==> flow/design.v <==
module mux4_1 #(parameter BIT_WIDTH = 32)
(
  input      [1:0]           sel,
  input      [BIT_WIDTH-1:0] in0,
  input      [BIT_WIDTH-1:0] in1,
  input      [BIT_WIDTH-1:0] in2,
  input      [BIT_WIDTH-1:0] in3,
  output reg [BIT_WIDTH-1:0] out 
);
always @(*) begin
  case (sel)
    2'b00: out = in0;
    2'b01: out = in1;
    2'b10: out = in2;
    2'b11: out = in3;
    default : out = 0;
  endcase
end
endmodule
module ALU(
  input  [31:0] a             ,   
  input  [31:0] b             ,   
  input  [3:0]  ALUSel        ,  
  output reg [31:0] alu_result,   
  output zero_flag             
  );
  parameter ALUadd  =  4'b0000;
  parameter ALUsub  =  4'b0001;
  parameter ALUsll  =  4'b0010;
  parameter ALUslt  =  4'b0011;
  parameter ALUsltu =  4'b0100;
  parameter ALUxor  =  4'b0101;
  parameter ALUsrl  =  4'b0110;
  parameter ALUsra  =  4'b0111;
  parameter ALUor   =  4'b1000;
  parameter ALUand  =  4'b1001;
  parameter ALUnop  =  4'b1111;
  assign zero_flag = (alu_result == 32'd0) ? 1'b1: 1'b0;
  always @(*)
    begin 
    case(ALUSel)
      ALUadd : alu_result = a + b;  
      ALUsub : alu_result = a - b;  
      ALUsll : alu_result = a << b[4:0];
      ALUslt : alu_result = $signed(a) < $signed(b);
      ALUsltu: alu_result = a < b;
      ALUxor : alu_result = a ^ b;
      ALUsrl : alu_result = a >> b[4:0];
      ALUsra : alu_result = ({32{a[31]}} << {6'd32 - {1'b0, a[4:0]}}) |
                (a >> b[4:0]);
      ALUor  : alu_result = a | b;
      ALUand : alu_result = a & b;
      ALUnop : alu_result = 0;
      default:alu_result = 0;  
    endcase
  end
endmodule
module Branch_Comparator
(
  input        BrUn    ,
  input  [31:0]ex_DataA,
  input  [31:0]ex_DataB,
  output  reg  BrEq    ,
  output  reg  BrLt     
);
always @(*) begin
  if (BrUn) begin
      BrEq = (ex_DataA == ex_DataB) ? 1'b1 : 1'b0;
      BrLt = (ex_DataA < ex_DataB) ? 1'b1 : 1'b0;
  end
  else begin
      BrEq = ($signed(ex_DataA) == $signed(ex_DataB)) ? 1'b1 : 1'b0;
      BrLt = ($signed(ex_DataA) <  $signed(ex_DataB)) ? 1'b1 : 1'b0;
  end
end
endmodule
module Imm_Gen (
  input     [31:0] inst       ,
  input     [2:0]  ImmSel     ,
  output reg[31:0] imm         
);
  always @(*) begin : proc_imm
    case (ImmSel)
      3'b000: imm = {{20{inst[31]}},inst[31:20]};
      3'b001: imm = {{20{inst[31]}},inst[31:25], inst[11:7]};
      3'b010: imm = {{20{inst[31]}}, inst[7], inst[30:25], inst[11:8], 1'b0};
      3'b011: imm = {{12{inst[31]}}, inst[19:12], inst[20], inst[30:21], 1'b0};
      3'b100: imm = {inst[31:12],12'b0};
      default : imm = 32'b0;
    endcase
  end
endmodule
module Control_Unit(
    input            clk    ,
    input            rst_n  ,
    input            BrEq   ,
    input            BrLT   ,
    input      [6:0] opcode ,
    input      [6:0] funct7 ,
    input      [2:0] funct3 ,
    output reg [2:0] ImmSel ,
    output reg [1:0] PCSel  ,
    output reg       BrUn   ,
    output reg       ASel   ,
    output reg       BSel   ,
    output reg       MemRW  ,
    output reg       RegWEn ,
    output reg [1:0] WBSel  ,
    output reg [3:0] ALUSel  
);
parameter ImmSelI = 3'b000;
parameter ImmSelS = 3'b001;
parameter ImmSelB = 3'b010;
parameter ImmSelJ = 3'b011;
parameter ImmSelU = 3'b100;
parameter ImmSelR = 3'b111;
parameter ALUadd  =  4'b0000;
parameter ALUsub  =  4'b0001;
parameter ALUsll  =  4'b0010;
parameter ALUslt  =  4'b0011;
parameter ALUsltu =  4'b0100;
parameter ALUxor  =  4'b0101;
parameter ALUsrl  =  4'b0110;
parameter ALUsra  =  4'b0111;
parameter ALUor   =  4'b1000;
parameter ALUand  =  4'b1001;
parameter ALUnop  =  4'b1111;
parameter NoP     = 7'b0000000;
parameter R       = 7'b0110011;
parameter addi    = 7'b0010011;
parameter lw      = 7'b0000011;
parameter sw      = 7'b0100011;
parameter SB      = 7'b1100011;
parameter jalr    = 7'b1100111;
parameter jal     = 7'b1101111;
parameter auipc   = 7'b0010111;
always @(*)
begin
    ImmSel      = ImmSelR;
    PCSel       = 0;
    BrUn        = 0;
    ASel        = 0;
    BSel        = 0;
    MemRW       = 0;
    RegWEn      = 0;
    WBSel       = 2'b00;
    ALUSel      = ALUnop;
    case(opcode)
    R:
        case(funct3)
        3'b000:
            case(funct7)
            7'b0000000:  
                begin
                    PCSel       = 0;  
                    ImmSel      = ImmSelR;
                    ASel        = 0;  
                    BSel        = 0;  
                    ALUSel      = ALUadd;
                    MemRW       = 0;  
                    RegWEn      = 1;
                    WBSel       = 2'b01;  
                end
            7'b0100000:  
                begin
                    PCSel       = 0;  
                    ImmSel      = ImmSelR;
                    ASel        = 0;  
                    BSel        = 0;  
                    ALUSel      = ALUsub;
                    MemRW       = 0;  
                    RegWEn      = 1;
                    WBSel       = 2'b01;  
                end
            endcase
        3'b001:  
            begin
                PCSel           = 0;  
                ImmSel          = ImmSelR;
                ASel            = 0;  
                BSel            = 0;  
                ALUSel          = ALUsll;
                MemRW           = 0; 
                RegWEn          = 1;
                WBSel           = 2'b01;  
            end
        3'b010:  
            begin
                PCSel           = 0;  
                ImmSel          = ImmSelR;
                ASel            = 0;  
                BSel            = 0;  
                ALUSel          = ALUslt;
                MemRW           = 0;  
                RegWEn          = 1;
                WBSel           = 2'b01;  
            end
        3'b011:  
            begin
                PCSel           = 0;  
                ImmSel          = ImmSelR;
                ASel            = 0;  
                BSel            = 0;  
                ALUSel          = ALUsltu;
                MemRW           = 0;  
                RegWEn          = 1;
                WBSel           = 2'b01;  
            end
        3'b100:  
            begin
                PCSel           = 0;  
                ImmSel          = ImmSelR;
                ASel            = 0;  
                BSel            = 0;  
                ALUSel          = ALUxor;
                MemRW           = 0;  
                RegWEn          = 1;
                WBSel           = 2'b01;  
            end
        3'b101:
            case(funct7)
            7'b0000000:  
                begin
                    PCSel       = 0;  
                    ImmSel      = ImmSelR;
                    ASel        = 0;  
                    BSel        = 0;  
                    ALUSel      = ALUsrl;
                    MemRW       = 0;  
                    RegWEn      = 1;
                    WBSel       = 2'b01;  
                end
            7'b0100000:  
                begin
                    PCSel       = 0;  
                    ImmSel      = ImmSelR;
                    ASel        = 0;  
                    BSel        = 0;  
                    ALUSel      = ALUsra;
                    MemRW       = 0;  
                    RegWEn      = 1;
                    WBSel       = 2'b01;  
                end
            endcase
        3'b110:  
            begin
                PCSel           = 0;  
                ImmSel          = ImmSelR;
                ASel            = 0;  
                BSel            = 0;  
                ALUSel          = ALUor;
                MemRW           = 0;  
                RegWEn          = 1;
                WBSel           = 2'b01;  
            end
        3'b111:  
            begin
                PCSel           = 0;  
                ImmSel          = ImmSelR;
                ASel            = 0;  
                BSel            = 0;  
                ALUSel          = ALUand;
                MemRW           = 0;  
                RegWEn          = 1;
                WBSel           = 2'b01;  
            end
        endcase
    addi:
        begin
            PCSel               = 0;  
            ImmSel              = ImmSelI;  
            ASel                = 0;  
            BSel                = 1;  
            ALUSel              = ALUadd;
            MemRW               = 0;  
            RegWEn              = 1;
            WBSel               = 2'b01;  
        end
    lw:
        begin
            PCSel               = 0;  
            ImmSel              = ImmSelI;  
            BrUn                = 1'b0;
            ASel                = 0;  
            BSel                = 1;  
            ALUSel              = ALUadd;
            MemRW               = 0;  
            RegWEn              = 1;
            WBSel               = 2'b00;  
            end
    sw:
        begin
            PCSel               = 0;  
            ImmSel              = ImmSelS;  
            BrUn                = 1'b0;
            ASel                = 0;  
            BSel                = 1;  
            ALUSel              = ALUadd;
            MemRW               = 1;  
            RegWEn              = 0;
            WBSel               = 2'b00;
            end
    SB:
        case(funct3)
        3'b000:  
            begin
                PCSel           = (BrEq) ? 1 : 0;  
                ImmSel          = ImmSelB;  
                ASel            = 1;  
                BSel            = 1;  
                ALUSel          = ALUadd;
                MemRW           = 0;  
                RegWEn          = 0;
                WBSel           = 2'b00;
            end
        3'b001:  
            begin
                PCSel           = (BrLT) ? 0 : 1;  
                ImmSel          = ImmSelB;  
                ASel            = 1;  
                BSel            = 1;  
                ALUSel          = ALUadd;
                MemRW           = 0;  
                RegWEn          = 0;
                WBSel           = 2'b00;
            end
        3'b100:  
            begin
                PCSel           = (BrLT) ? 1 : 0;  
                ImmSel          = ImmSelB;  
                BrUn            = 0;
                ASel            = 1;  
                BSel            = 1;  
                ALUSel          = ALUadd;
                MemRW           = 0; 
                RegWEn          = 0;
                WBSel           = 2'b00;
            end
        3'b101:  
            begin
                PCSel           = (BrLT) ? 1 : 0;  
                ImmSel          = ImmSelB;  
                BrUn            = 1;
                ASel            = 1;  
                BSel            = 1;  
                ALUSel          = ALUadd;
                MemRW           = 0;  
                RegWEn          = 0;
                WBSel           = 2'b00;
            end
        endcase
    jalr:
        begin
            PCSel               = 2;  
            ImmSel              = ImmSelI;  
            ASel                = 0;  
            BSel                = 1;  
            ALUSel              = ALUadd;
            MemRW               = 0;  
            RegWEn              = 1;
            WBSel               = 2'b10;  
        end
    jal:
        begin
            PCSel               = 2;  
            ImmSel              = ImmSelJ;  
            ASel                = 1;  
            BSel                = 1;  
            ALUSel              = ALUadd;
            MemRW               = 0;  
            RegWEn              = 1;
            WBSel               = 2'b10;  
        end
    auipc:
        begin
            PCSel               = 0;  
            ImmSel              = ImmSelU;  
            BrUn                = 1'b0;
            ASel                = 1;  
            BSel                = 1;  
            ALUSel              = ALUadd;
            MemRW               = 0;  
            RegWEn              = 1;
            WBSel               = 2'b01;  
        end
    default: ALUSel             = ALUnop;
    endcase
end
endmodule
module Forwarding_Unit(
      input  wire [4:0]  ex_rs1     ,
      input  wire [4:0]  ex_rs2     ,
      input  wire [4:0]  mem_rd     ,
      input  wire [4:0]  wb_rd      ,
      input              mem_RegWEn ,
      input              wb_RegWEn  ,
      input              mem_MemRW  ,
      output reg  [1:0]  ForwardASel,
      output reg  [1:0]  ForwardBSel 
  );
always @(*)
  begin
    if ((mem_RegWEn == 1)&&(mem_MemRW == 1)&&(mem_rd!=5'b00000)&&(mem_rd==ex_rs1))
      begin
        ForwardASel = 2'b10;
      end
    else
      begin
        ForwardASel = 2'b00;
      end
    if ((mem_RegWEn == 1)&&(mem_MemRW == 1)&&(mem_rd!= 5'b00000)&&(mem_rd==ex_rs2))
      begin
        ForwardBSel = 2'b10;
      end
    else
      begin
        ForwardBSel = 2'b00;
      end
    if ((wb_RegWEn == 1)&&(mem_MemRW == 0)&&(wb_rd!= 5'b00000)&&(wb_rd==ex_rs1))
      begin
        ForwardASel = 2'b01;
      end
    else
      begin
        ForwardASel = 2'b00;
      end
    if ((wb_RegWEn == 1)&&(mem_MemRW == 0)&&(wb_rd!= 5'b00000)&&(wb_rd==ex_rs2))
      begin
        ForwardBSel = 2'b01;
      end
    else
      begin
        ForwardBSel = 2'b00;
      end
  end
endmodule
module Hazard_Detection_Unit(
      input              clk            ,
      input              rst_n          ,
      input  wire[4:0]   id_rs1         ,
      input  wire[4:0]   id_rs2         ,
      input  wire[4:0]   ex_rd          ,
      input      [6:0]   opcode         ,
      input              ex_MemRW       ,
      output reg         PCWrite        ,
      output             Reg_IF_ID_Data  
);
parameter NoP     = 7'b0000000;
parameter R       = 7'b0110011;
parameter addi    = 7'b0010011;
parameter lw      = 7'b0000011;
parameter sw      = 7'b0100011;
parameter SB      = 7'b1100011;
parameter jalr    = 7'b1100111;
parameter jal     = 7'b1101111;
parameter auipc   = 7'b0010111;
  reg [1:0] cnt0    ;
  reg [1:0] cnt1    ;
  wire      cnt_en0 ;
  reg       cnt_en1 ;
  wire      PCWrite0;
  wire      PCWrite1;
  assign cnt_en0 = ((opcode == SB) || (opcode == jalr)) ? 1 : 0;
  assign PCWrite0= ((cnt0 == 1) || (cnt0 == 2)) ? 0 : 1;
  assign PCWrite1= (cnt1 == 1) ? 0 : 1;
  assign Reg_IF_ID_Data = ((cnt0 == 1) || (cnt0 == 2)) ? 0 : 1;
  always @(posedge clk or negedge rst_n) begin
    if(~rst_n) begin
      cnt0 <= 0;
    end else begin
      if (cnt_en0) begin
        if (cnt0 < 2) begin
          cnt0 <= cnt0 +1;
        end else cnt0 <= 0;
      end 
      else cnt0 <= 0;
    end
  end
  always @(posedge clk or negedge rst_n) begin
    if(~rst_n) begin
      cnt1 <= 0;
    end else begin
      if (cnt_en1) begin
        if (cnt1 < 1) begin
          cnt1 <= cnt1 +1;
        end else cnt1 <= 0;
      end 
      else cnt1 <= 0;
    end
  end
  always @(*) begin
    if((ex_MemRW == 0) && (ex_rd == id_rs1) && (ex_rd != 0)) begin
      cnt_en1          = 1;
    end
    else begin
      cnt_en1          = 0;
    end
    if((ex_MemRW == 0) && (ex_rd == id_rs2) && (ex_rd != 0)) begin
      cnt_en1          = 1;
    end
    else begin
      cnt_en1          = 0;
    end
  end
  always @(*) begin : proc_PCWrite
    if ((opcode == SB) || (opcode == jalr)) begin
      PCWrite = PCWrite0;
    end 
    else PCWrite = PCWrite1;
  end
endmodule
module Register_Array (
    input  wire               clk    ,
    input  wire               rst_n  ,
    input  wire               RegWEn ,
    input  wire [4:0]         AddrD  ,
    input  wire [31:0]        DataD  ,
    input  wire [4:0]         AddrA  ,
    output reg  [31:0]        DataA  ,
    input  wire [4:0]         AddrB  ,
    output reg  [31:0]        DataB   
);
    reg[31:0]  regs[0:31];
    always @ (posedge clk) begin
        if (!rst_n) begin
            regs[0]  <=0;
            regs [1] <=0;
            regs [2] <=0;
            regs [3] <=0;
            regs [4] <=0;
            regs [5] <=0;
            regs [6] <=0;
            regs [7] <=0;
            regs [8] <=0;
            regs [9] <=0;
            regs [10]<=0;
            regs [11]<=0;
            regs [12]<=0;
            regs [13]<=0;
            regs [14]<=0;
            regs [15]<=0;
            regs [16]<=0;
            regs [17]<=0;
            regs [18]<=0;
            regs [19]<=0;
            regs [20]<=0;
            regs [21]<=0;
            regs [22]<=0;
            regs [23]<=0;
            regs [24]<=0;
            regs [25]<=0;
            regs [26]<=0;
            regs [27]<=0;
            regs [28]<=0;
            regs [29]<=0;
            regs [30]<=0;
            regs [31]<=0;
        end
        else begin
            if (RegWEn && AddrD != 0) begin
                regs[AddrD] <= DataD;
            end
        end
    end
    always @ (*) begin
        if (!rst_n || AddrA == 0) begin
            DataA <= 0;
        end else if (!RegWEn && AddrA == AddrD) begin
            DataA <= DataD;
        end else begin
            DataA <= regs[AddrA];
        end
    end
    always @ (*) begin
        if (!rst_n || AddrB == 0) begin
            DataB <= 0;
        end else if (!RegWEn && AddrB == AddrD) begin
            DataB <= DataD;
        end else begin
            DataB <= regs[AddrB];
        end
    end
endmodule
module Reg_IF_ID (
  input  wire        clk    ,
  input  wire        rst_n  ,
  input  wire [31:0] if_pc  ,
  input  wire [31:0] if_inst,
  output reg  [31:0] id_pc  ,
  output reg  [31:0] id_inst 
);
  always @ (posedge clk or negedge rst_n) begin
    if (!rst_n) begin
      id_pc   <= 0;
      id_inst <= 0;
    end else begin
      id_pc   <= if_pc;
      id_inst <= if_inst;
    end
  end
endmodule  
module Reg_ID_EX (
  input  wire        clk        ,
  input  wire        rst_n      ,
  input  wire [31:0] id_inst    ,
  input  wire [31:0] id_pc      ,
  input  wire [31:0] id_DataA   ,
  input  wire [31:0] id_DataB   ,
  input  wire [4:0]  id_rd      ,
  input  wire [4:0]  id_rs1     ,
  input  wire [4:0]  id_rs2     ,
  input       [2:0]  id_ImmSel  ,
  input       [1:0]  id_PCSel   ,
  input              id_BrUn    ,
  input              id_ASel    ,
  input              id_BSel    ,
  input              id_MemRW   ,
  input              id_RegWEn  ,
  input       [1:0]  id_WBSel   ,
  input       [3:0]  id_ALUSel  ,
  input       [31:0] id_imm     ,
  output reg  [31:0] ex_inst    ,
  output reg  [31:0] ex_DataA   ,
  output reg  [31:0] ex_DataB   ,
  output reg  [31:0] ex_pc      ,
  output reg  [4:0]  ex_rd      ,
  output reg  [4:0]  ex_rs1     ,
  output reg  [4:0]  ex_rs2     ,
  output reg  [2:0]  ex_ImmSel  ,
  output reg  [31:0] ex_imm     ,
  output reg  [1:0]  ex_PCSel   ,
  output reg         ex_BrUn    ,
  output reg         ex_ASel    ,
  output reg         ex_BSel    ,
  output reg         ex_MemRW   ,
  output reg         ex_RegWEn  ,
  output reg  [1:0]  ex_WBSel   ,
  output reg  [3:0]  ex_ALUSel   
);
  always @ (posedge clk) begin
    if (!rst_n) begin
      ex_imm   <= 0;
      ex_inst  <= 0;
      ex_pc    <= 0;
      ex_DataA <= 0;
      ex_DataB <= 0;
      ex_PCSel <= 0;
      ex_BrUn  <= 0;
      ex_ASel  <= 0;
      ex_BSel  <= 0;
      ex_MemRW <= 0;
      ex_RegWEn<= 0;
      ex_rd    <= 0;
      ex_rs1   <= 0;
      ex_rs2   <= 0;
      ex_ALUSel<= 0;
      ex_ImmSel<= 0;
      ex_WBSel <= 0;
    end else if (1) begin
      ex_imm   <= id_imm   ;
      ex_inst  <= id_inst  ;
      ex_pc    <= id_pc    ;
      ex_DataA <= id_DataA ;
      ex_DataB <= id_DataB ;
      ex_PCSel <= id_PCSel ;
      ex_BrUn  <= id_BrUn  ;
      ex_ASel  <= id_ASel  ;
      ex_BSel  <= id_BSel  ;
      ex_MemRW <= id_MemRW ;
      ex_RegWEn<= id_RegWEn;
      ex_rd    <= id_rd    ;
      ex_rs1   <= id_rs1   ;
      ex_rs2   <= id_rs2   ;
      ex_ALUSel<= id_ALUSel;
      ex_ImmSel<= id_ImmSel;
      ex_WBSel <= id_WBSel ;
    end
  end
endmodule  
module Reg_EX_MEM (
  input  wire        clk        ,
  input  wire        rst_n      ,
  input  wire        ex_MemRW   ,
  input  wire        ex_RegWEn  ,
  input  wire [4:0]  ex_rd      ,
  input  wire [31:0] ex_pc      ,
  input  wire [31:0] ex_imm     ,
  input  wire [31:0] ex_DataB   ,
  input  wire [31:0] ex_ALU_out ,
  input  wire [1:0]  ex_WBSel   ,
  input  wire [4:0]  ex_rs2     ,
  output reg         mem_RegWEn ,
  output reg         mem_MemRW  ,
  output reg  [1:0]  mem_WBSel  ,
  output reg  [31:0] mem_imm    ,
  output reg  [4:0]  mem_rd     ,
  output reg  [4:0]  mem_rs2    ,
  output reg  [31:0] mem_ALU_out,
  output reg  [31:0] mem_DataB  ,
  output reg  [31:0] mem_pc      
);
  always @ (posedge clk) begin
    if (!rst_n) begin
      mem_RegWEn   <= 0;
      mem_pc       <= 0;
      mem_ALU_out  <= 0;
      mem_DataB    <= 0;
      mem_imm      <= 0;
      mem_MemRW    <= 0;
      mem_rd       <= 0;
      mem_WBSel    <= 0;
      mem_rs2      <= 0;
    end else if (1) begin
      mem_RegWEn   <= ex_RegWEn ;
      mem_pc       <= ex_pc     ;
      mem_ALU_out  <= ex_ALU_out;
      mem_DataB    <= ex_DataB  ;
      mem_imm      <= ex_imm    ;
      mem_MemRW    <= ex_MemRW  ;
      mem_rd       <= ex_rd     ;
      mem_WBSel    <= ex_WBSel  ;
      mem_rs2      <= ex_rs2    ;
    end
  end
endmodule  
module Reg_MEM_WB (
  input  wire        clk        ,
  input  wire        rst_n      ,
  input  wire        mem_RegWEn ,
  input  wire [4:0]  mem_rd     ,
  input  wire [31:0] mem_pc     ,
  input  wire [31:0] mem_imm    ,
  input  wire [31:0] mem_DataB  ,
  input  wire [31:0] mem_ALU_out,
  input  wire [31:0] mem_WBData ,
  output reg         wb_RegWEn  ,
  output reg  [31:0] wb_WBData  ,
  output reg  [4:0]  wb_rd      , 
  output reg  [31:0] wb_ALU_out , 
  output reg  [31:0] wb_DataB   , 
  output reg  [31:0] wb_pc      ,
  output reg  [31:0] wb_imm     
);
  always @ (posedge clk) begin
    if (!rst_n) begin
      wb_WBData   <= 0;
      wb_RegWEn   <= 0;
      wb_pc       <= 0;
      wb_ALU_out  <= 0;
      wb_DataB    <= 0;
      wb_imm      <= 0;
      wb_rd       <= 0;
    end
    else begin
      wb_WBData   <= mem_WBData ;
      wb_RegWEn   <= mem_RegWEn ;
      wb_pc       <= mem_pc     ;
      wb_ALU_out  <= mem_ALU_out;
      wb_DataB    <= mem_DataB  ;
      wb_imm      <= mem_imm    ;
      wb_rd       <= mem_rd     ;
    end
  end
endmodule  
module Reg_PC(
  input         clk             ,
  input         rst_n           ,
  input  [31:0] ALU_out         ,
  input  [31:0] jump_pc         ,
  input         PCWrite         , 
  input  [1:0]  PCSel           , 
  output [31:0] pc_next           
  );
  reg [31:0] pc_curr;
  wire[31:0] pc_plus_1;
  assign pc_plus_1 = pc_curr + 32'h0001;
  assign pc_next = PCWrite ? pc_curr : 0; 
  always @(posedge clk or negedge rst_n) begin : proc_pc
    if(~rst_n) begin
      pc_curr <= 0;
    end else begin
      if (PCWrite == 0) begin
        pc_curr <=  pc_curr;
      end
      else begin
        if (PCSel == 1) begin
          pc_curr <= ALU_out;
        end
        else begin
          if (PCSel == 0) begin
            pc_curr <= pc_plus_1;
          end
          else pc_curr <= jump_pc;
        end
      end
    end
  end
endmodule
module State_IF (
  input        clk         ,   
  input        rst_n       ,   
  input [31:0] ex_ALU_out  ,
  input        PCWrite     ,
  input [31:0] jump_pc     ,
  input [1:0]  PCSel       ,
  input [31:0] imem_rdata  ,
  output[31:0] instruction ,
  output[31:0] pc           
);
  wire [31:0] pc_next;
  assign pc = pc_next;
  Reg_PC Reg_PC_i
  (
  .clk         (clk        ),
  .rst_n       (rst_n      ),
  .ALU_out     (ex_ALU_out ),
  .jump_pc     (jump_pc    ),
  .PCWrite     (PCWrite    ),
  .PCSel       (PCSel      ),
  .pc_next     (pc_next    ) 
  );
  assign instruction = imem_rdata;
endmodule
module Execute_Unit(
  input        clk        ,
  input        rst_n      ,
  input        id_BrUn    ,
  input        id_ASel    ,
  input        id_BSel    ,
  input [31:0] ex_pc      ,
  input [31:0] mem_ALU_out,
  input [1:0]  ForwardASel, 
  input [1:0]  ForwardBSel, 
  input [31:0] ex_DataA   ,
  input [31:0] ex_DataB   ,
  input [31:0] imm        ,
  input [31:0] wb_WBData  ,
  input [3:0]  ex_ALUSel      ,
  output[31:0] ex_ALU_out     ,
  output       ex_BrEq        ,
  output       ex_BrLT        ,
  output[31:0] ex_ForwardDataB 
);
  wire [31:0] ALU_DataA   ;
  wire [31:0] ALU_DataB   ;
  wire [31:0] ForwardDataA;
  wire [31:0] ForwardDataB;
  wire zero_flag;
  assign ex_ForwardDataB = ForwardDataB;
  assign ALU_DataA = id_ASel ? ex_pc : ForwardDataA;
  assign ALU_DataB = id_BSel ? imm   : ForwardDataB;
  mux4_1 ForwardA_mux
  (
  .sel(ForwardASel ),
  .in0(ex_DataA    ),
  .in1(wb_WBData   ),
  .in2(mem_ALU_out ),
  .in3(32'd0       ),
  .out(ForwardDataA) 
  );
  mux4_1 ForwardB_mux
  (
  .sel(ForwardBSel ),
  .in0(ex_DataB    ),
  .in1(wb_WBData   ),
  .in2(mem_ALU_out ),
  .in3(32'd0       ),
  .out(ForwardDataB) 
  );
  Branch_Comparator Branch_Comparator_i
  (
  .BrUn       (id_BrUn    ),
  .ex_DataA   (ex_DataA   ),
  .ex_DataB   (ex_DataB   ),
  .BrEq       (ex_BrEq    ),
  .BrLt       (ex_BrLT    ) 
  );
  ALU ALU_Unit
  (
  .a          (ALU_DataA   ),
  .b          (ALU_DataB   ),
  .ALUSel     (ex_ALUSel   ),
  .alu_result (ex_ALU_out  ),
  .zero_flag  (zero_flag   ) 
  );
endmodule
module Risc_32_bit
(
  input         clk       ,
  input         rst_n     ,
  output [31:0] imem_addr ,
  input  [31:0] imem_rdata,
  output [31:0] dmem_addr ,
  output [31:0] dmem_wdata,
  output        dmem_we   ,
  input  [31:0] dmem_rdata
);
  parameter ImmSelI = 3'b000;
  parameter ImmSelS = 3'b001;
  parameter ImmSelB = 3'b010;
  parameter ImmSelJ = 3'b011;
  parameter ImmSelU = 3'b100;
  parameter ImmSelR = 3'b111;
  wire [31:0] if_inst;
  wire [31:0] if_pc  ;
  wire [31:0] id_pc    ;
  wire [6:0]  id_opcode;
  wire [31:0] id_inst  ;
  wire [4:0]  id_rd    ;
  wire [4:0]  id_rs1   ;
  wire [4:0]  id_rs2   ;
  wire [2:0]  id_funct3;
  wire [6:0]  id_funct7;
  wire [2:0]  id_ImmSel;
  wire [31:0] id_imm   ;
  wire [1:0]  id_PCSel ;
  wire        id_BrUn  ;
  wire        id_ASel  ;
  wire        id_BSel  ;
  wire        id_MemRW ;
  wire        id_RegWEn;
  wire [1:0]  id_WBSel ;
  wire [3:0]  id_ALUSel;
  wire [31:0] id_DataA ;
  wire [31:0] id_DataB ;
  wire [31:0] id_jump_pc;
  wire [31:0] ex_imm         ;
  wire        ex_we          ;
  wire [31:0] ex_DataA       ;
  wire [31:0] ex_DataB       ;
  wire [31:0] ex_pc          ;
  wire [4:0]  ex_rd          ;
  wire [4:0]  ex_rs1         ;
  wire [4:0]  ex_rs2         ;
  wire [2:0]  ex_ImmSel      ;
  wire        ex_BrEq        ;
  wire        ex_BrLT        ;
  wire [1:0]  ex_PCSel       ;
  wire        ex_BrUn        ;
  wire        ex_ASel        ;
  wire        ex_BSel        ;
  wire        ex_MemRW       ;
  wire        ex_RegWEn      ;
  wire [1:0]  ex_WBSel       ;
  wire [3:0]  ex_ALUSel      ;
  wire [31:0] ex_inst        ;
  wire [31:0] ex_ALU_out     ;
  wire [31:0] ex_ForwardDataB;
  wire        mem_RegWEn ;
  wire        mem_MemRW  ;
  wire [4:0]  mem_rd     ;
  wire [31:0] mem_imm    ;
  wire [31:0] mem_ALU_out;
  wire [31:0] mem_DataB  ;
  wire [31:0] mem_pc     ;
  wire [31:0] mem_WBData ;
  wire [1:0]  mem_WBSel  ;
  wire [4:0]  mem_rs2    ;
  wire        wb_RegWEn  ;
  wire [4:0]  wb_rd      ;
  wire [31:0] wb_ALU_out ;
  wire [31:0] wb_DataB   ;
  wire [31:0] wb_pc      ;
  wire [31:0] wb_WBData  ;
  wire [31:0] wb_imm     ;
  wire        PCWrite    ;
  wire        Reg_IF_ID_Data  ;
  wire [1:0]  ForwardASel;
  wire [1:0]  ForwardBSel;
  State_IF State_IF_if
  (
  .clk        (clk         ),
  .rst_n      (rst_n       ),
  .ex_ALU_out (ex_ALU_out  ),
  .PCWrite    (PCWrite     ),
  .jump_pc    (id_jump_pc  ),
  .PCSel      (id_PCSel    ),
  .imem_rdata (imem_rdata  ),
  .instruction(if_inst     ),
  .pc         (if_pc       ) 
  );
  assign imem_addr = if_pc;
  Reg_IF_ID Reg_IF_ID_i
  (
  .clk    (clk    ),
  .rst_n  (rst_n  ),
  .if_pc  (if_pc  ),
  .if_inst(if_inst),
  .id_pc  (id_pc  ),
  .id_inst(id_inst) 
  );
  assign id_opcode = id_inst[6:0];
  assign id_rd     = ((id_ImmSel != ImmSelS) || (id_ImmSel != ImmSelB)) ? id_inst[11:7] : 0;
  assign id_rs1    = ((id_ImmSel != ImmSelJ) || (id_ImmSel != ImmSelU)) ? id_inst[19:15]: 0;
  assign id_rs2    = ((id_ImmSel == ImmSelR) || (id_ImmSel == ImmSelB) || (id_ImmSel== ImmSelS)) ? id_inst[24:20] : 0; 
  assign id_funct3 = id_inst[14:12];
  assign id_funct7 = id_inst[31:25];
  assign id_jump_pc= (id_ImmSel == ImmSelB) ? (id_pc + id_imm) : 0;
  Control_Unit Control_Unit_i
  (
   .clk        (clk        ),
   .rst_n      (rst_n      ),
   .funct7     (id_funct7  ),
   .funct3     (id_funct3  ),
   .BrEq       (ex_BrEq    ),
   .BrLT       (ex_BrLT    ),
   .ImmSel     (id_ImmSel  ),
   .opcode     (id_opcode  ),
   .PCSel      (id_PCSel   ),
   .BrUn       (id_BrUn    ),
   .ASel       (id_ASel    ),
   .BSel       (id_BSel    ),
   .RegWEn     (id_RegWEn  ),
   .MemRW      (id_MemRW   ),
   .WBSel      (id_WBSel   ),
   .ALUSel     (id_ALUSel  ) 
  );
  Register_Array Register_Array_i
  (
  .clk          (clk       ),
  .rst_n        (rst_n     ),
  .RegWEn       (wb_RegWEn ),
  .AddrD        (wb_rd     ),
  .DataD        (wb_WBData ),
  .AddrA        (id_rs1    ),
  .AddrB        (id_rs2    ),
  .DataA        (id_DataA  ),
  .DataB        (id_DataB  ) 
  );
  Imm_Gen ImmGen_i
  (
  .inst       (id_inst    ),
  .ImmSel     (id_ImmSel  ),
  .imm        (id_imm     ) 
  );
  Reg_ID_EX Reg_ID_EX
  (
  .clk      (clk      ),
  .rst_n    (rst_n    ),
  .id_inst  (id_inst  ),
  .id_pc    (id_pc    ),
  .id_DataA (id_DataA ),
  .id_DataB (id_DataB ),
  .id_rd    (id_rd    ),
  .id_rs1   (id_rs1   ),
  .id_rs2   (id_rs2   ),
  .id_imm   (id_imm   ),
  .id_ImmSel(id_ImmSel),
  .id_PCSel (id_PCSel ),
  .id_BrUn  (id_BrUn  ),
  .id_ASel  (id_ASel  ),
  .id_BSel  (id_BSel  ),
  .id_MemRW (id_MemRW ),
  .id_RegWEn(id_RegWEn),
  .id_WBSel (id_WBSel ),
  .id_ALUSel(id_ALUSel),
  .ex_inst  (ex_inst  ),
  .ex_DataA (ex_DataA ),
  .ex_DataB (ex_DataB ),
  .ex_pc    (ex_pc    ),
  .ex_rd    (ex_rd    ),
  .ex_rs1   (ex_rs1   ),
  .ex_rs2   (ex_rs2   ),
  .ex_imm   (ex_imm   ),
  .ex_ImmSel(ex_ImmSel),
  .ex_PCSel (ex_PCSel ),
  .ex_BrUn  (ex_BrUn  ),
  .ex_ASel  (ex_ASel  ),
  .ex_BSel  (ex_BSel  ),
  .ex_MemRW (ex_MemRW ),
  .ex_RegWEn(ex_RegWEn),
  .ex_WBSel (ex_WBSel ),
  .ex_ALUSel(ex_ALUSel) 
  );
  Execute_Unit Execute_Unit_i
  (
  .clk            (clk            ),
  .rst_n          (rst_n          ),
  .id_BrUn        (ex_BrUn        ),
  .id_ASel        (ex_ASel        ),
  .id_BSel        (ex_BSel        ),
  .ex_pc          (ex_pc          ),
  .mem_ALU_out    (mem_ALU_out    ),
  .ForwardASel    (ForwardASel    ),
  .ForwardBSel    (ForwardBSel    ),
  .ex_DataA       (ex_DataA       ),
  .ex_DataB       (ex_DataB       ),
  .imm            (ex_imm         ),
  .wb_WBData      (wb_WBData      ),
  .ex_ALUSel      (ex_ALUSel      ),
  .ex_ALU_out     (ex_ALU_out     ),
  .ex_ForwardDataB(ex_ForwardDataB),
  .ex_BrEq        (ex_BrEq        ),
  .ex_BrLT        (ex_BrLT        ) 
  );
  Reg_EX_MEM Reg_EX_MEM
  (
  .clk        (clk        ),
  .rst_n      (rst_n      ),
  .ex_RegWEn  (ex_RegWEn  ),
  .ex_imm     (ex_imm     ),
  .ex_MemRW   (ex_MemRW   ),
  .ex_rd      (ex_rd      ),
  .ex_rs2     (ex_rs2     ),
  .ex_pc      (ex_pc      ),
  .ex_DataB   (ex_DataB   ),
  .ex_ALU_out (ex_ALU_out ),
  .ex_WBSel   (ex_WBSel   ),
  .mem_imm    (mem_imm    ),
  .mem_RegWEn (mem_RegWEn ),
  .mem_MemRW  (mem_MemRW  ),
  .mem_rd     (mem_rd     ),
  .mem_rs2    (mem_rs2    ),
  .mem_ALU_out(mem_ALU_out),
  .mem_DataB  (mem_DataB  ),
  .mem_pc     (mem_pc     ),
  .mem_WBSel  (mem_WBSel  ) 
  );
  wire [31:0] DataB_out;
  assign dmem_addr  = mem_ALU_out;
  assign dmem_wdata = ex_ForwardDataB;
  assign dmem_we    = mem_MemRW;
  assign DataB_out  = (mem_MemRW == 0) ? dmem_rdata : 32'd0;
  Reg_MEM_WB Reg_MEM_WB_i
  (
  .clk        (clk        ),
  .rst_n      (rst_n      ),
  .mem_RegWEn (mem_RegWEn ),
  .mem_rd     (mem_rd     ),
  .mem_pc     (mem_pc     ),
  .mem_imm    (mem_imm    ),
  .mem_WBData (mem_WBData ),
  .mem_DataB  (DataB_out  ),  
  .mem_ALU_out(mem_ALU_out),
  .wb_imm     (wb_imm     ),
  .wb_RegWEn  (wb_RegWEn  ),
  .wb_rd      (wb_rd      ),
  .wb_ALU_out (wb_ALU_out ),
  .wb_DataB   (wb_DataB   ),
  .wb_WBData  (wb_WBData  ),
  .wb_pc      (wb_pc      ) 
  );
  wire [31:0] mem_pc_plus_1 = mem_pc + 32'h0001;
  mux4_1 WBMux_i
  (
  .sel(mem_WBSel    ),
  .in0(DataB_out    ),
  .in1(mem_ALU_out  ),
  .in2(mem_pc_plus_1),
  .in3(32'd0        ),
  .out(mem_WBData    ) 
  );
  Hazard_Detection_Unit Hazard_Detection_Unit_i
  (
  .clk            (clk           ),
  .rst_n          (rst_n         ),
  .opcode         (id_opcode     ),
  .id_rs1         (id_rs1        ),
  .id_rs2         (id_rs2        ),
  .ex_rd          (ex_rd         ),
  .ex_MemRW       (ex_MemRW      ),
  .PCWrite        (PCWrite       ),
  .Reg_IF_ID_Data (Reg_IF_ID_Data) 
  );
  Forwarding_Unit Forwarding_Unit_i
  (
  .ex_rs1     (ex_rs1     ),
  .ex_rs2     (ex_rs2     ),
  .mem_rd     (mem_rd     ),
  .wb_rd      (wb_rd      ),
  .mem_RegWEn (mem_RegWEn ),
  .wb_RegWEn  (wb_RegWEn  ),
  .mem_MemRW  (mem_MemRW  ),
  .ForwardASel(ForwardASel),
  .ForwardBSel(ForwardBSel) 
  );
endmodule
From RTL to reports: Risc_32_bit
Tool output for the design above, in the order of the flow.
Line numbers count from 1 in the design file above.
Operators carry their Yosys type and port widths (W data, S select, Z words).
Not given: --
- top: Risc_32_bit
- clock: clk
- cell library: sky130hd
- timing corner: tt_025C_1v80

Elaborated design
Source: Yosys, flattened and elaborated, memories not mapped. Widths are those after wreduce. Registers that Yosys merges into a memory's read port (data or address) are not register bits. Print and check cells do not count.
Memory sizes are those after Yosys's memory passes, which may raise the word count (mostly to a power of two), join words into wider ones and drop unused or constant bits.
- noted bits in registers: 365
- bits in writable memories: 1024
- memory cells: 1
- input port bits: 66
- noted output and inout port bits: 97
- cells after elaboration at 220
- add/sub/neg operators at 8
- magnitude comparators at 6
- equal/unequal tests: 54
- shift operators: 3
- muxes and demuxes at 66
- noted bitwise logic cells: 7
- reduce/logical cells at 47
- memory list (memory ; depth ; bits a word ; line ; RTL):
    Register_Array_i.regs ; 32 ; 32 ; 523 ; reg[31:0]  regs[0:31];
- operators with widths (operator ; count):
    $pmux W32 S4 ; 3
    $mux W32 ; 11
    $pmux W32 S10 ; 1
    $pmux W32 S5 ; 1
    $lt A32 B32 Y1 ; 4
    $add A32 B1 Y32 const B ; 2
    $add A32 B32 Y32 ; 2
    $eq A32 B32 Y1 ; 2
    $or A32 B32 Y32 ; 2
    $sub A32 B32 Y32 ; 1
    $and A32 B32 Y32 ; 1
    $xor A32 B32 Y32 ; 1
    $shl A32 B5 Y32 ; 1
    $shr A32 B5 Y32 ; 1
    $shl A32 B6 Y32 ; 1
    $pmux W4 S8 ; 1
    $eq A5 B5 Y1 ; 5
    $mux W1 ; 24
    $eq A7 B6 Y1 const B ; 3
    $eq A7 B7 Y1 const B ; 3
    $mux W5 ; 4
    $eq A3 B3 Y1 const B ; 6
    $pmux W3 S6 ; 1
    $pmux W2 S3 ; 3
    $reduce_or A2 Y1 ; 8
    $eq A4 B3 Y1 const B ; 4
    $pmux W4 S2 ; 2
    $eq A7 B5 Y1 const B ; 2
Not listed: further kinds 40, cells in them 91.

Depth
Longest topological path by Yosys (ltp), each cell counted once; first at word level (registers and memories cut), then after technology mapping (sequential cells cut; the memories' decode and read muxes count).
- word-level depth at 13
- ABC_AREA at 0
- noted gate-level depth with buffers: 25
- gate-level depth less buffers: 20

After synthesis
Source: synth_stat.txt of the flow (Yosys; design flattened, memories mapped). It holds for the ABC_AREA given above (unset counts as 0); a run with the other value may have another netlist.
Totals and module areas in this step are rounded.
- cells in the netlist at 7082
- mapped area at 78600 sq um
- sequential area: 38700 sq um
- noted flip-flops: 1395
- buffers: 671
- cells by type (cell ; count ; total area (sq um)):
    sky130_fd_sc_hd__edfxtp_1 ; 1024 ; 3.07E+04
    sky130_fd_sc_hd__mux4_2 ; 326 ; 7.34E+03
    sky130_fd_sc_hd__and2_1 ; 1105 ; 6912.88
    sky130_fd_sc_hd__dfxtp_1 ; 271 ; 5.43E+03
    sky130_fd_sc_hd__dfrtp_1 ; 100 ; 2502.4
    sky130_fd_sc_hd__mux2i_1 ; 240 ; 2.4E+03
    sky130_fd_sc_hd__nand2_1 ; 605 ; 2.27E+03
    sky130_fd_sc_hd__clkbuf_1 ; 572 ; 2.15E+03
    sky130_fd_sc_hd__ha_1 ; 135 ; 1689.12
    sky130_fd_sc_hd__mux2_2 ; 148 ; 1.67E+03
    sky130_fd_sc_hd__nor2_1 ; 355 ; 1.33E+03
    sky130_fd_sc_hd__a21oi_1 ; 259 ; 1.3E+03
    sky130_fd_sc_hd__o221ai_1 ; 136 ; 1.19E+03
    sky130_fd_sc_hd__o21ai_0 ; 201 ; 1.01E+03
    sky130_fd_sc_hd__nand3_1 ; 199 ; 995.955
    sky130_fd_sc_hd__a311oi_1 ; 85 ; 744.464
    sky130_fd_sc_hd__inv_1 ; 173 ; 649.373
    sky130_fd_sc_hd__nor3_1 ; 128 ; 640.614
Other cell types: 80; their cells: 1020.
The figures by module come from a second, unflattened synthesis with its own total; it is not the netlist above.
- cell total of the unflattened synthesis: 7732
- noted area (unflattened synthesis): 92000 sq um
Each row is one instance without its submodules.
- modules (module ; instances ; cells ; area (sq um) ; seq. area (sq um)):
    Register_Array ; 1 ; 3869 ; 55100 ; 30700
    ALU ; 1 ; 1425 ; 10100 ; 0.0
    Reg_ID_EX ; 1 ; 403 ; 5260 ; 3820
    Reg_MEM_WB ; 1 ; 350 ; 4550 ; 3320
    Reg_EX_MEM ; 1 ; 299 ; 3860 ; 2840
    Risc_32_bit ; 1 ; 449 ; 2960 ; 0.0
    Reg_PC ; 1 ; 325 ; 2560 ; 801
    mux4_1 ; 3 ; 39 ; 815 ; 0.0
    Reg_IF_ID ; 1 ; 64 ; 1600 ; 1600
    Execute_Unit ; 1 ; 73 ; 1090 ; 0.0
    Branch_Comparator ; 1 ; 114 ; 808 ; 0.0
    Control_Unit ; 1 ; 84 ; 572 ; 0.0
    Imm_Gen ; 1 ; 73 ; 494 ; 0.0
    Hazard_Detection_Unit ; 1 ; 35 ; 323 ; 100
Further modules, not shown: 2.

Timing after synthesis
OpenSTA on the mapped netlist: ideal clock, no wires. The path of least setup slack (recovery checks aside). Input and output delay are each 20% of the period. Register names are those of the netlist, which keeps one name where synthesis merged equal registers.
- path type: flip-flop to flip-flop
- start point: register Reg_MEM_WB_i.wb_rd[3]
- end point: register State_IF_if.Reg_PC_i.pc_curr[29]
- clock period: 8.5 ns
- setup time at 0.118 ns
- launch time at the first pin at 0.000 ns
- noted data arrival time: 5.785 ns
- data required time: 8.382 ns
- slack: 2.597 ns
- delay of the path at 5.903 ns
- driving pins on the path at 22
- noted buffers on the path: 4
- noted synthesis period reached: 5.903 ns
"delay of the path" = arrival - input delay + setup time.
"driving pins on the path" counts driving pins, that of a launching flip-flop among them; a cell with two outputs on the path counts twice.
"synthesis period reached" is the clock period less the worst setup slack; recovery checks do not enter. This is arithmetic on one report: input and output delays are still those of the set period (20% each).
A register here has more assigning lines than the two given.
- path through: sky130_fd_sc_hd__dfxtp_1 > sky130_fd_sc_hd__or3_1 > sky130_fd_sc_hd__buf_2 > sky130_fd_sc_hd__o311a_1 > sky130_fd_sc_hd__nand2_1 > sky130_fd_sc_hd__clkbuf_1 > sky130_fd_sc_hd__buf_1 > sky130_fd_sc_hd__mux2_2 > sky130_fd_sc_hd__mux2_2 > sky130_fd_sc_hd__ha_1 > sky130_fd_sc_hd__clkbuf_1 > sky130_fd_sc_hd__or4_1 > sky130_fd_sc_hd__nor4_1 > sky130_fd_sc_hd__nand2_1 > sky130_fd_sc_hd__o31a_1 > sky130_fd_sc_hd__o211ai_1 > sky130_fd_sc_hd__a311oi_1 > sky130_fd_sc_hd__o31a_1 > sky130_fd_sc_hd__o31ai_1 > sky130_fd_sc_hd__mux2i_1 > sky130_fd_sc_hd__or4_1 > sky130_fd_sc_hd__a21o_1
- elaborated cells between the ends (all ways): 32
- classes of those cells: add/sub (3); eq/ne (8); shift (3); mux (8); logic (4); reduce/logical (6)
- ends and longest elaborated chain, after synthesis (element ; line ; RTL):
    from (decl) ; 738 ; output reg  [4:0]  wb_rd      ,
    from (assign) ; 752 ; wb_rd       <= 0;
    from (assign) ; 761 ; wb_rd       <= mem_rd     ;
    to (assign) ; 783 ; pc_curr <=  pc_curr;
    to (assign) ; 787 ; pc_curr <= ALU_out;
    to (decl) ; 774 ; reg [31:0] pc_curr;
No chain of elaborated cells between the ends is given.
Some nets on the timed path still bear RTL names; the line given drives or declares the net.
- named nets, after synthesis (signal ; line ; RTL):
    dmem_wdata[16] ; 11 ; case (sel)

Worst path after layout
Path of least setup slack in the final report of entry B (OpenROAD, finished layout, wires in). Where an end is a register, its clock arrival counts in the times.
- path type: flip-flop to flip-flop
- start point: register Reg_MEM_WB_i.wb_rd[2]
- end point: register State_IF_if.Reg_PC_i.pc_curr[18]
- clock period: 8.95 ns
- setup time at 0.11 ns
- launch time at the first pin at 0.83 ns
- noted data arrival time: 6.87 ns
- data required time: 9.65 ns
- slack: 2.77 ns
- driving pins on the path at 20
- noted buffers on the path: 0
The rows between start and end are the longest chain of elaborated cells between them; the timing report does not say that the signal goes this way. Where chains are equally long, one stands for them.
A line is the first line of the expression or statement that the cell stems from. Yosys adds cells for indexed reads and writes and turns some case tables into memories.
A register here has more assigning lines than the two given.
- path through: sky130_fd_sc_hd__dfxtp_1 > sky130_fd_sc_hd__or3_4 > sky130_fd_sc_hd__o311ai_4 > sky130_fd_sc_hd__nor2_1 > sky130_fd_sc_hd__o311a_2 > sky130_fd_sc_hd__inv_2 > sky130_fd_sc_hd__ha_1 > sky130_fd_sc_hd__inv_1 > sky130_fd_sc_hd__fa_1 > sky130_fd_sc_hd__o21bai_1 > sky130_fd_sc_hd__a21oi_1 > sky130_fd_sc_hd__o31ai_2 > sky130_fd_sc_hd__a41o_1 > sky130_fd_sc_hd__a31oi_1 > sky130_fd_sc_hd__a221o_1 > sky130_fd_sc_hd__a21oi_1 > sky130_fd_sc_hd__o221ai_1 > sky130_fd_sc_hd__nor4_1 > sky130_fd_sc_hd__o32ai_1 > sky130_fd_sc_hd__a22o_1
- noted length of the longest elaborated chain: 12
- elaborated cells between the ends (all ways): 32
- classes of those cells: add/sub (3); eq/ne (8); shift (3); mux (8); logic (4); reduce/logical (6)
- ends and longest elaborated chain, post-layout (element ; line ; RTL):
    from (decl) ; 738 ; output reg  [4:0]  wb_rd      ,
    from (assign) ; 752 ; wb_rd       <= 0;
    from (assign) ; 761 ; wb_rd       <= mem_rd     ;
    $reduce_bool A5 Y1 ; 419 ; if ((wb_RegWEn == 1)&&(mem_MemRW == 0)&&(wb_rd!= 5'b00000)&&(wb_rd==ex_rs1))
    $logic_and A1 B1 Y1 x2 ; 419 ;
    $mux W1 ; 419 ;
    $eq A1 B2 Y1 ; 11 ; case (sel)
    $pmux W32 S4 ; 11 ;
    $mux W32 ; 850 ; assign ALU_DataA = id_ASel ? ex_pc : ForwardDataA;
    $sub A6 B5 Y6 ; 49 ; ALUsra : alu_result = ({32{a[31]}} << {6'd32 - {1'b0, a[4:0]}}) |
    $shl A32 B6 Y32 ; 49 ;
    $or A32 B32 Y32 ; 49 ;
    $pmux W32 S10 ; 41 ; case(ALUSel)
    $mux W32 ; 786 ; if (PCSel == 1) begin
    to (assign) ; 783 ; pc_curr <=  pc_curr;
    to (assign) ; 787 ; pc_curr <= ALU_out;
    to (decl) ; 774 ; reg [31:0] pc_curr;

Top module Risc_32_bit; platform sky130hd; tools Yosys and OpenROAD; 4 stored runs in no particular order. Input and output delays are each 20% of the period that was set; the output load is 0.01 pF.
"critical setup path time" is the time allowed to the run's worst setup path (the clock period less input and output delay, where it has them) less its slack. Clock arrival times count: a late capture clock shortens it, a late launch clock lengthens it.
By "power" is meant OpenSTA's value without simulated activity: inputs other than the clock are taken to toggle once in ten clock periods, and the tool carries that through the logic.
Measured values are rounded.

Entry A
Settings were CELL_PAD_IN_SITES_GLOBAL_PLACEMENT = 3; CORE_MARGIN = 4; CORE_UTILIZATION = 71; CTS_CLUSTER_DIAMETER = 395; CTS_CLUSTER_SIZE = 33; GPL_ROUTABILITY_DRIVEN = 0; GPL_TIMING_DRIVEN = 1; PLACE_DENSITY = 0.77; SETUP_SLACK_MARGIN = 1.82; period_ns = 7.58; CAP_MARGIN = 20; SLEW_MARGIN = 20
- incomplete, placement halted on GPL-0301

Entry B
Settings were CELL_PAD_IN_SITES_DETAIL_PLACEMENT = 0; CORE_MARGIN = 3; CORE_UTILIZATION = 35; CTS_CLUSTER_SIZE = 23; GPL_ROUTABILITY_DRIVEN = 1; HOLD_SLACK_MARGIN = 0.15; MIN_ROUTING_LAYER = met1; PLACE_DENSITY_LB_ADDON = 0.23; SETUP_SLACK_MARGIN = 2.64; TNS_END_PERCENT = 70; period_ns = 8.95; CAP_MARGIN = 20; SLEW_MARGIN = 20
- post-route worst hold slack: 0.438 ns
- power: 17,100 uW
- worst setup slack after layout: 2.77 ns
- die size: 230,000 sq um
- final design utilization: 0.403
- standard-cell area of the final layout: 89,700 sq um
- critical setup path time: 6.18 ns
- type of the worst setup path: flip-flop to flip-flop
- noted the total negative slack on setup checks: 0.000 ns
- netlist area reported by Yosys at 78,600 sq um

Entry C
Settings were ABC_AREA = 0; CAP_MARGIN = 10; CELL_PAD_IN_SITES_DETAIL_PLACEMENT = 1; CORE_ASPECT_RATIO = 0.74; CORE_MARGIN = 7; CORE_UTILIZATION = 40; CTS_CLUSTER_DIAMETER = 201; CTS_CLUSTER_SIZE = 86; GPL_ROUTABILITY_DRIVEN = 0; MIN_ROUTING_LAYER = met2; PLACE_DENSITY_LB_ADDON = 0.29; SETUP_SLACK_MARGIN = 1.17; period_ns = 4.79; SLEW_MARGIN = 20
- incomplete, routing halted on GRT-0116

Entry D
Settings were CORE_UTILIZATION = 40; period_ns = 14.1; CAP_MARGIN = 20; CORE_MARGIN = 2; SLEW_MARGIN = 20
- post-route worst hold slack: 0.431 ns
- power: 10,700 uW
- worst setup slack after layout: 6.30 ns
- die size: 200,000 sq um
- final design utilization: 0.454
- standard-cell area of the final layout: 88,500 sq um
- critical setup path time: 7.80 ns
- type of the worst setup path: flip-flop to flip-flop
- noted the total negative slack on setup checks: 0.000 ns
- netlist area reported by Yosys at 78,600 sq um
